==> flow/design.v <==
module alu (
  input [32-1:0] a, b, 
  input [2:0] s, 
  input ext,addcom,
  output [32-1:0] y );
  wire [4:0] shamt;
  wire signed [31:0] sa, sb, sy, slt;
  wire [31:0] sltu;
  wire [31:0] yy;
  assign sa = $signed(a);
  assign sb = $signed(b);
  assign shamt = b[4:0];
  assign sy = sa >>> shamt;
  assign sltu = a <b ? 1:0;
  assign slt = sa <sb ? 1:0;
  assign y = addcom ?  a+b: yy;
  assign yy = s==3'b000 & ext ? a-b:
  			 s==3'b000 & ~ext ? a+b:
             s==3'b100 ? a ^ b:
             s==3'b110 ? a | b:
             s==3'b111 ? a & b:
             s==3'b010 ? slt:
             s==3'b011 ? sltu:
             s==3'b001 ? a << shamt:
             s==3'b101 & ~ext ? a >> shamt:
             s==3'b101 & ext ? sy: 0;
endmodule
module rfile (
 input clk,
 input [5-1:0] a1, a2, a3,
 output [32-1:0] rd1, rd2,
 input [32-1:0] wd3,
 input we3);
	reg [32-1:0] rf[0:32-1];
	assign rd1 = |a1 == 0 ? 0: rf[a1];
	assign rd2 = |a2 == 0 ? 0: rf[a2];
	always @(negedge clk) 
		if(we3) rf[a3] <= wd3;
endmodule
module rv32i (
    input clk,
    rst_n,
    input [32-1:0] instr,
    input [32-1:0] readdata,
    output reg [32-1:0] pc,
    output [32-1:0] adrdata,
    output [32-1:0] writedata,
    output we,
    output ecall
);
  reg [32-1:0] pcplus4D;
  wire [32-1:0] pcplus4;
  reg [32-1:0] pcBranchMissed;
  reg [32-1:0] instrD;
  wire stall;
  wire btakenD;
  wire bra_op;
  assign pcplus4 = pc + 4;
  wire pre_bra_op;
  wire [32-1:0] pcbranch;
  wire branchMiss;
  reg [1:0] bra_history[0:31];
  wire [4:0] bra_history_address;
  reg [4:0] bra_history_addressD;
  wire [12:0] imm_bF;
  wire [2:0] funct3F;
  wire [6:0] funct7F;
  wire [7-1:0] opcodeF;
  wire [5-1:0] rs1F, rs2F, rdF;
  wire [19:0] sextF;
  assign {funct7F, rs2F, rs1F, funct3F, rdF, opcodeF} = instr;
  assign sextF = {20{instr[31]}};
  assign imm_bF = {funct7F[6], rdF[0], funct7F[5:0], rdF[4:1], 1'b0};
  assign pre_bra_op = (opcodeF == 7'b1100011);
  assign pcbranch = pcplus4 + {sextF[18:0], imm_bF};
  assign bra_history_address = pc[6:2];
  wire bra_history_now;
  assign bra_history_now = bra_history[bra_history_address][1];
  always @(posedge clk or negedge rst_n) begin
    if (!rst_n) instrD <= 0;
    else if (!stall & branchMiss & bra_op) instrD <= 32'b0000000000000000000000000_0110011;
    else if (!stall) instrD <= instr;
  end
  integer i;
  always @(posedge clk or negedge rst_n) begin
    if (!rst_n) begin
      pc <= 0;
      pcBranchMissed <= 0;
      bra_history_addressD <= 0;
    end else if (!stall & branchMiss & bra_op) pc <= pcBranchMissed;
    else if (!stall & pre_bra_op & bra_history_now) begin
      pc <= pcbranch;
      pcBranchMissed <= pcplus4;
      bra_history_addressD <= bra_history_address;
    end else if (!stall & pre_bra_op & !bra_history_now) begin
      pc <= pcplus4;
      pcBranchMissed <= pcbranch;
      bra_history_addressD <= bra_history_address;
    end else if (!stall & branchMiss & bra_op) pc <= pcBranchMissed;
    else if (!stall) pc <= pcplus4;
  end
  always @(posedge clk or negedge rst_n) begin
    if (!rst_n) begin
      for (i = 0; i < 32; i = i + 1) begin
        bra_history[i] <= 2'b10;
      end
    end else if (!stall & bra_op & btakenD & bra_history[bra_history_addressD] != 2'b11)
      bra_history[bra_history_addressD] <= bra_history[bra_history_addressD] + 1;
    else if (!stall & bra_op & !btakenD & bra_history[bra_history_addressD] != 2'b00)
      bra_history[bra_history_addressD] <= bra_history[bra_history_addressD] - 1;
  end
  wire addcom;
  wire [2:0] funct3;
  wire [6:0] funct7;
  wire [5-1:0] rs1, rs2, rd;
  wire [32-1:0] reg1, reg2, reg1f, reg2f;
  wire [7-1:0] opcode;
  wire [ 5-1:0] shamt;
  wire [7-1:0] func;
  wire [11:0] imm_i, imm_s;
  wire [12:0] imm_b;
  wire [20:0] imm_j, imm_u;
  wire rwe;
  wire alu_op, imm_op;
  wire sw_op, beq_op, bne_op, blt_op, bge_op, bltu_op, bgeu_op, lw_op;
  wire slt_op, ecall_op;
  wire lui_op;
  wire ext;
  wire signed [31:0] sreg1, sreg2;
  wire [19:0] sext;
  wire [32-1:0] imm;
  reg [32-1:0] immE, reg1E, reg2E;
  wire [32-1:0] resultdata;
  reg [5-1:0] rdE, rdW;
  reg [2:0] funct3E;
  reg extE, sw_opE, lw_opE, lw_opM, lui_opE, ecall_opE, rweE, rweM, addcomE;
  reg [5-1:0] rdM;
  reg rweW, alu_opE;
  reg [5-1:0] rs1E, rs2E;
  wire lwstall, branchstall;
  reg [32-1:0] resultM;
  assign sreg1 = $signed(reg1f);
  assign sreg2 = $signed(reg2f);
  assign {funct7, rs2, rs1, funct3, rd, opcode} = instrD;
  assign sext = {20{instrD[31]}};
  assign imm_i = {funct7, rs2};
  assign imm_s = {funct7, rd};
  assign imm_b = {funct7[6], rd[0], funct7[5:0], rd[4:1], 1'b0};
  assign imm_j = {instrD[31], instrD[19:12], instrD[20], instrD[30:21], 1'b0};
  assign imm_u = instrD[31:12];
  assign sw_op = (opcode == 7'b0100011) & (funct3 == 3'b010);
  assign lw_op = (opcode == 7'b0000011) & (funct3 == 3'b010);
  assign alu_op = (opcode == 7'b0110011);
  assign imm_op = (opcode == 7'b0010011);
  assign bra_op = (opcode == 7'b1100011);
  assign lui_op = (opcode == 7'b0110111);
  assign beq_op = bra_op & (funct3 == 3'b000);
  assign bne_op = bra_op & (funct3 == 3'b001);
  assign blt_op = bra_op & (funct3 == 3'b100);
  assign bge_op = bra_op & (funct3 == 3'b101);
  assign bltu_op = bra_op & (funct3 == 3'b110);
  assign bgeu_op = bra_op & (funct3 == 3'b111);
  assign ecall_op = (opcode == 7'b1110011) & (funct3 == 3'b000);
  assign ext = alu_op & funct7[5];
  assign imm = imm_op | lw_op ? {sext, imm_i}:
				sw_op ? {sext, imm_s}:
	      lui_op ? {imm_u,12'b0}: {sext[10:0], imm_j};
  assign rwe = lw_op | alu_op | imm_op | lui_op;
  assign addcom = (lw_op | sw_op);
  rfile rfile_1 (
      .clk(clk),
      .rd1(reg1),
      .a1 (rs1),
      .rd2(reg2),
      .a2 (rs2),
      .wd3(resultdata),
      .a3 (rdW),
      .we3(rweW)
  );
  assign lwstall = ((rs1 == rdE) | ((rs2 == rdE) & !imm_op)) & lw_opE;
  assign branchstall =  (bra_op & rweE & (rs1 == rdE | rs2 == rdE)) |
      (bra_op & lw_opM & (rs1 == rdM | rs2 == rdM));
  assign stall = lwstall | branchstall;
  assign branchMiss = btakenD != bra_history[bra_history_addressD][1];
  assign reg1f = (rs1 != 0) & (rs1 == rdM) & rweM ? resultM : reg1;
  assign reg2f = (rs2 != 0) & (rs2 == rdM) & rweM ? resultM : reg2;
  assign btakenD = beq_op & (reg1f == reg2f) | bne_op & (reg1f != reg2f) |
		blt_op & (sreg1<sreg2)  | bge_op & (sreg1>=sreg2)  |
		bltu_op & (reg1f<reg2f)  | bgeu_op & (reg1f>=reg2f);
  always @(posedge clk or negedge rst_n) begin
    if (!rst_n) begin
      reg1E <= 0;
      reg2E <= 0;
      rdE <= 0;
      rs1E <= 0;
      rs2E <= 0;
      funct3E <= 0;
      sw_opE <= 0;
      lw_opE <= 0;
      ecall_opE <= 0;
      lui_opE <= 0;
      alu_opE <= 0;
      rweE <= 0;
      addcomE <= 0;
      extE <= 0;
      immE <= 0;
    end else if (stall) begin
      sw_opE <= 0;
      rweE   <= 0;
      lw_opE <= 0;
    end else begin
      reg1E <= reg1f;
      reg2E <= reg2f;
      rdE <= rd;
      rs1E <= rs1;
      rs2E <= rs2;
      funct3E <= funct3;
      sw_opE <= sw_op;
      lw_opE <= lw_op;
      ecall_opE <= ecall_op;
      lui_opE <= lui_op;
      alu_opE <= alu_op;
      rweE <= rwe;
      addcomE <= addcom;
      extE <= ext;
      immE <= imm;
    end
  end
  wire [32-1:0] srca, srcb, alub, result, aluresult;
  reg [32-1:0] alubM;
  reg sw_opM, ecall_opM;
  wire [32-1:0] fdata;
  reg  [32-1:0] fdataW;
  assign result = lui_opE ? immE : aluresult;
  assign srca = rweM & rs1E!=0 & rdM == rs1E ? resultM:
				rweW & rs1E!=0 & rdW == rs1E ? fdataW: reg1E;
  assign srcb = alu_opE ? alub : immE;
  assign alub = rweM & rs2E!=0 & rdM == rs2E ? resultM:
				rweW & rs2E!=0 & rdW == rs2E ? fdataW: reg2E;
  alu alu_1 (
      .a(srca),
      .b(srcb),
      .s(funct3E),
      .ext(extE),
      .addcom(addcomE),
      .y(aluresult)
  );
  always @(posedge clk or negedge rst_n) begin
    if (!rst_n) begin
      resultM <= 0;
      alubM <= 0;
      rdM <= 0;
      rweM <= 0;
      sw_opM <= 0;
      lw_opM <= 0;
      ecall_opM <= 0;
    end else begin
      resultM <= result;
      alubM <= alub;
      rdM <= rdE;
      rweM <= rweE;
      sw_opM <= sw_opE;
      lw_opM <= lw_opE;
      ecall_opM <= ecall_opE;
    end
  end
  reg lw_opW, ecall_opW;
  reg [32-1:0] resultW;
  reg [32-1:0] readdataW;
  assign we = sw_opM;
  assign adrdata = resultM;
  assign writedata = alubM;
  assign fdata = lw_opM ? readdata : resultM;
  always @(posedge clk or negedge rst_n) begin
    if (!rst_n) begin
      lw_opW <= 0;
      ecall_opW <= 0;
      rdW <= 0;
      rweW <= 0;
      fdataW <= 0;
      resultW <= 0;
      readdataW <= 0;
    end else begin
      lw_opW <= lw_opM;
      ecall_opW <= ecall_opM;
      rdW <= rdM;
      rweW <= rweM;
      readdataW <= readdata;
      fdataW <= fdata;
      resultW <= resultM;
    end
  end
  assign ecall = ecall_opW;
  assign resultdata = lw_opW ? readdataW : resultW;
endmodule
# Reports on rv32i
# Each step is given for the RTL above and for the edited RTL.
# Lines under "before" count in the file above, lines under "after" in the edited file.
# "diff": "after" minus "before" as printed here. "change_rel_pct": 100 x difference / "before".
# Operators carry their Yosys type and port widths (W data, S select, Z words).
# Library cell names are shortened.
setup:
  design: "rv32i"
  clk_port: "clk"
  lib: "sky130hd"
  pvt_corner: "tt_025C_1v80"

# Diff
# Unified diff, file above to edited file.
# The edit is scripted: it alters the design's behaviour and was not made to optimise anything.
# begin of diff
@@ -250,5 +250,4 @@
       resultM <= 0;
       alubM <= 0;
-      rdM <= 0;
       rweM <= 0;
       sw_opM <= 0;
@@ -258,5 +257,4 @@
       resultM <= result;
       alubM <= alub;
-      rdM <= rdE;
       rweM <= rweE;
       sw_opM <= sw_opE;
@@ -265,4 +263,5 @@
     end
   end
+  always @(*) rdM = rdE;
   reg lw_opW, ecall_opW;
   reg [32-1:0] resultW;
# end of diff

# Word-level counts
# Yosys after proc, flatten, opt, wreduce and memory -nomap, before mapping. Print and check cells are not counted.
# Yosys's memory passes give these memory sizes; they may raise the number of words (mostly to a power of two), join words into wider ones and drop unused or constant bits.
op_classes:
  columns: ["element", "before", "after", "diff", "change_rel_pct"]
  rows:
  - ["reduce_logical", 52, 52, 0, 0.00]
  - ["n_mux", 178, 178, 0, 0.00]
  - ["add_sub_neg", 6, 6, 0, 0.00]
  - ["n_eq", 97, 95, -2, -2.06]
  - ["bitwise", 68, 67, -1, -1.47]
  - ["n_cmp", 6, 6, 0, 0.00]
  - ["n_shift", 3, 3, 0, 0.00]
op_table:
  columns: ["cell", "before", "after", "diff", "change_rel_pct"]
  rows:
  - ["$eq A5 B5 Y1", 8, 6, -2, -25.00]
  - ["$or A1 B1 Y1", 15, 14, -1, -6.67]
# Operator kinds equal on both sides are left out: 46.
bits:
  columns: ["element", "before", "after", "diff", "change_rel_pct"]
  rows:
  - ["reg_bits", 464, 459, -5, -1.08]
  - ["n_memories", 1, 1, 0, 0.00]
  - ["inputBits", 66, 66, 0, 0.00]
  - ["mem_bits_rw", 1024, 1024, 0, 0.00]
memory_table:
  columns: ["element", "before", "after"]
  rows:
  - ["memory_list", "rfile_1.rf 32 x 32 bit 2R1W", "rfile_1.rf 32 x 32 bit 2R1W"]

# Logic depth
# Yosys ltp: most cells in a row. Word level: on the elaborated netlist, between registers, memories and ports. Mapped: between sequential cells and ports; inverters and the memories' decode and read muxes count.
depth:
  columns: ["element", "before", "after", "diff", "change_rel_pct"]
  rows:
  - ["ltp_word", 22, 22, 0, 0.00]
  - ["ABC_AREA", "0", "0", null, null]
  - ["ltp_mapped", 23, 24, 1, 4.35]

# Netlist
# Source: synth_stat.txt of the flow (Yosys; design flattened, memories mapped). It holds for the ABC_AREA given above (unset counts as 0); a run with the other value may have another netlist.
by_type:
  columns: ["cell_type", "before", "after", "diff", "change_rel_pct"]
  rows:
  - ["o31ai_1", 82, 24, -58, -70.73]
  - ["nand4_1", 80, 33, -47, -58.75]
  - ["o21ai_0", 315, 353, 38, 12.06]
  - ["clkbuf_1", 356, 326, -30, -8.43]
  - ["o32ai_1", 29, 4, -25, -86.21]
  - ["a31oi_1", 94, 71, -23, -24.47]
  - ["a21oi_1", 281, 261, -20, -7.12]
  - ["o211ai_1", 65, 85, 20, 30.77]
  - ["nor2_1", 315, 331, 16, 5.08]
  - ["nor3_1", 138, 122, -16, -11.59]
  - ["or2_2", 25, 10, -15, -60.00]
  - ["a21o_1", 32, 45, 13, 40.62]
  - ["inv_1", 147, 136, -11, -7.48]
  - ["nor2b_1", 51, 40, -11, -21.57]
  - ["mux2i_1", 192, 202, 10, 5.21]
  - ["mux2_2", 181, 191, 10, 5.52]
  - ["a221oi_1", 19, 29, 10, 52.63]
  - ["and4_1", 11, 2, -9, -81.82]
# Cell types equal on both sides are left out: 15.
# Not every row of either side is listed.
mapped:
  columns: ["element", "before", "after", "diff", "change_rel_pct"]
  rows:
  - ["synth_area_mm2", 0.0814756, 0.080068, -0.0014076, -1.73]
  - ["ffs", 1488, 1483, -5, -0.34]
  - ["n_buf", 475, 445, -30, -6.32]
  - ["sequential_area_mm2", 0.0424007, 0.0422755, -0.0001252, -0.30]
  - ["mapped_cells", 6193, 5982, -211, -3.41]
# By module: a second synthesis without flattening, with its own total; a netlist apart from the flattened one above.
hier_totals:
  columns: ["element", "before", "after", "diff", "change_rel_pct"]
  rows:
  - ["cells_unflattened", 6406, 6208, -198, -3.09]
  - ["area_unflattened_mm2", 0.0821913, 0.0816646, -0.0005267, -0.64]
# Rows give one instance, submodules left out.
modules_before:
  columns: ["mod", "mod_area_mm2", "cells", "instances"]
  rows:
  - ["rfile", 0.0476582, 2542, 1]
  - ["rv32i", 0.0249765, 2532, 1]
  - ["alu", 0.0095567, 1332, 1]
modules_after:
  columns: ["mod", "mod_area_mm2", "cells", "instances"]
  rows:
  - ["rfile", 0.0476582, 2542, 1]
  - ["rv32i", 0.0244497, 2334, 1]
  - ["alu", 0.0095567, 1332, 1]

# Layout results
# Runs of the flow (Yosys, OpenROAD) on both versions; the two runs of a pair have the same settings. The constraints put input and output delay at 20% of the set period each and load the outputs with 0.01 pF.
settings_set_A:
  CAP_MARGIN: 40
  SLEW_MARGIN: 40
  period_ns: 11.5
  CORE_MARGIN: 2
  CORE_UTILIZATION: 40
measured_set_A:
  columns: ["element", "before", "after", "diff", "change_rel_pct"]
  rows:
  - ["die_footprint_mm2", 0.207316, 0.203766, -0.003550, -1.71]
  - ["fin_util_frac", 0.483, 0.483, 0.000, null]
  - ["timing.hold.ws_ns", 0.347, 0.364, 0.017, null]
  - ["synthesis_area_mm2", 0.0814756, 0.080068, -0.0014076, -1.73]
  - ["timing.setup.ws_ns", 0.217, 0.017, -0.200, null]
  - ["design_power_mw", 16.942, 16.312, -0.630, -3.72]
  - ["setupTns_ns", 0.000, 0.000, 0.000, null]
  - ["layout_stdcell_area_mm2", 0.0976974, 0.0962335, -0.0014639, -1.50]
settings_set_B:
  CAP_MARGIN: 25
  CELL_PAD_IN_SITES_DETAIL_PLACEMENT: 1
  CORE_MARGIN: 8
  CORE_UTILIZATION: 29
  GPL_ROUTABILITY_DRIVEN: 0
  MIN_ROUTING_LAYER: "met1"
  PLACE_DENSITY_LB_ADDON: 0.19
  SLEW_MARGIN: 40
  TNS_END_PERCENT: 10
  period_ns: 7.62
measured_set_B:
  columns: ["element", "before", "after", "diff", "change_rel_pct"]
  rows:
  - ["die_footprint_mm2", 0.298165, 0.293168, -0.004997, -1.68]
  - ["fin_util_frac", 0.363, 0.364, 0.001, null]
  - ["timing.hold.ws_ns", 0.345, 0.352, 0.007, null]
  - ["synthesis_area_mm2", 0.0814756, 0.080068, -0.0014076, -1.73]
  - ["timing.setup.ws_ns", -1.567, -1.850, -0.283, null]
  - ["design_power_mw", 26.831, 25.361, -1.470, -5.48]
  - ["setupTns_ns", -230.658, -269.791, -39.133, null]
  - ["layout_stdcell_area_mm2", 0.101376, 0.100254, -0.001122, -1.11]
# "design_power_mw" rests on the timing tool's default activity at the inputs, not on a simulated workload.
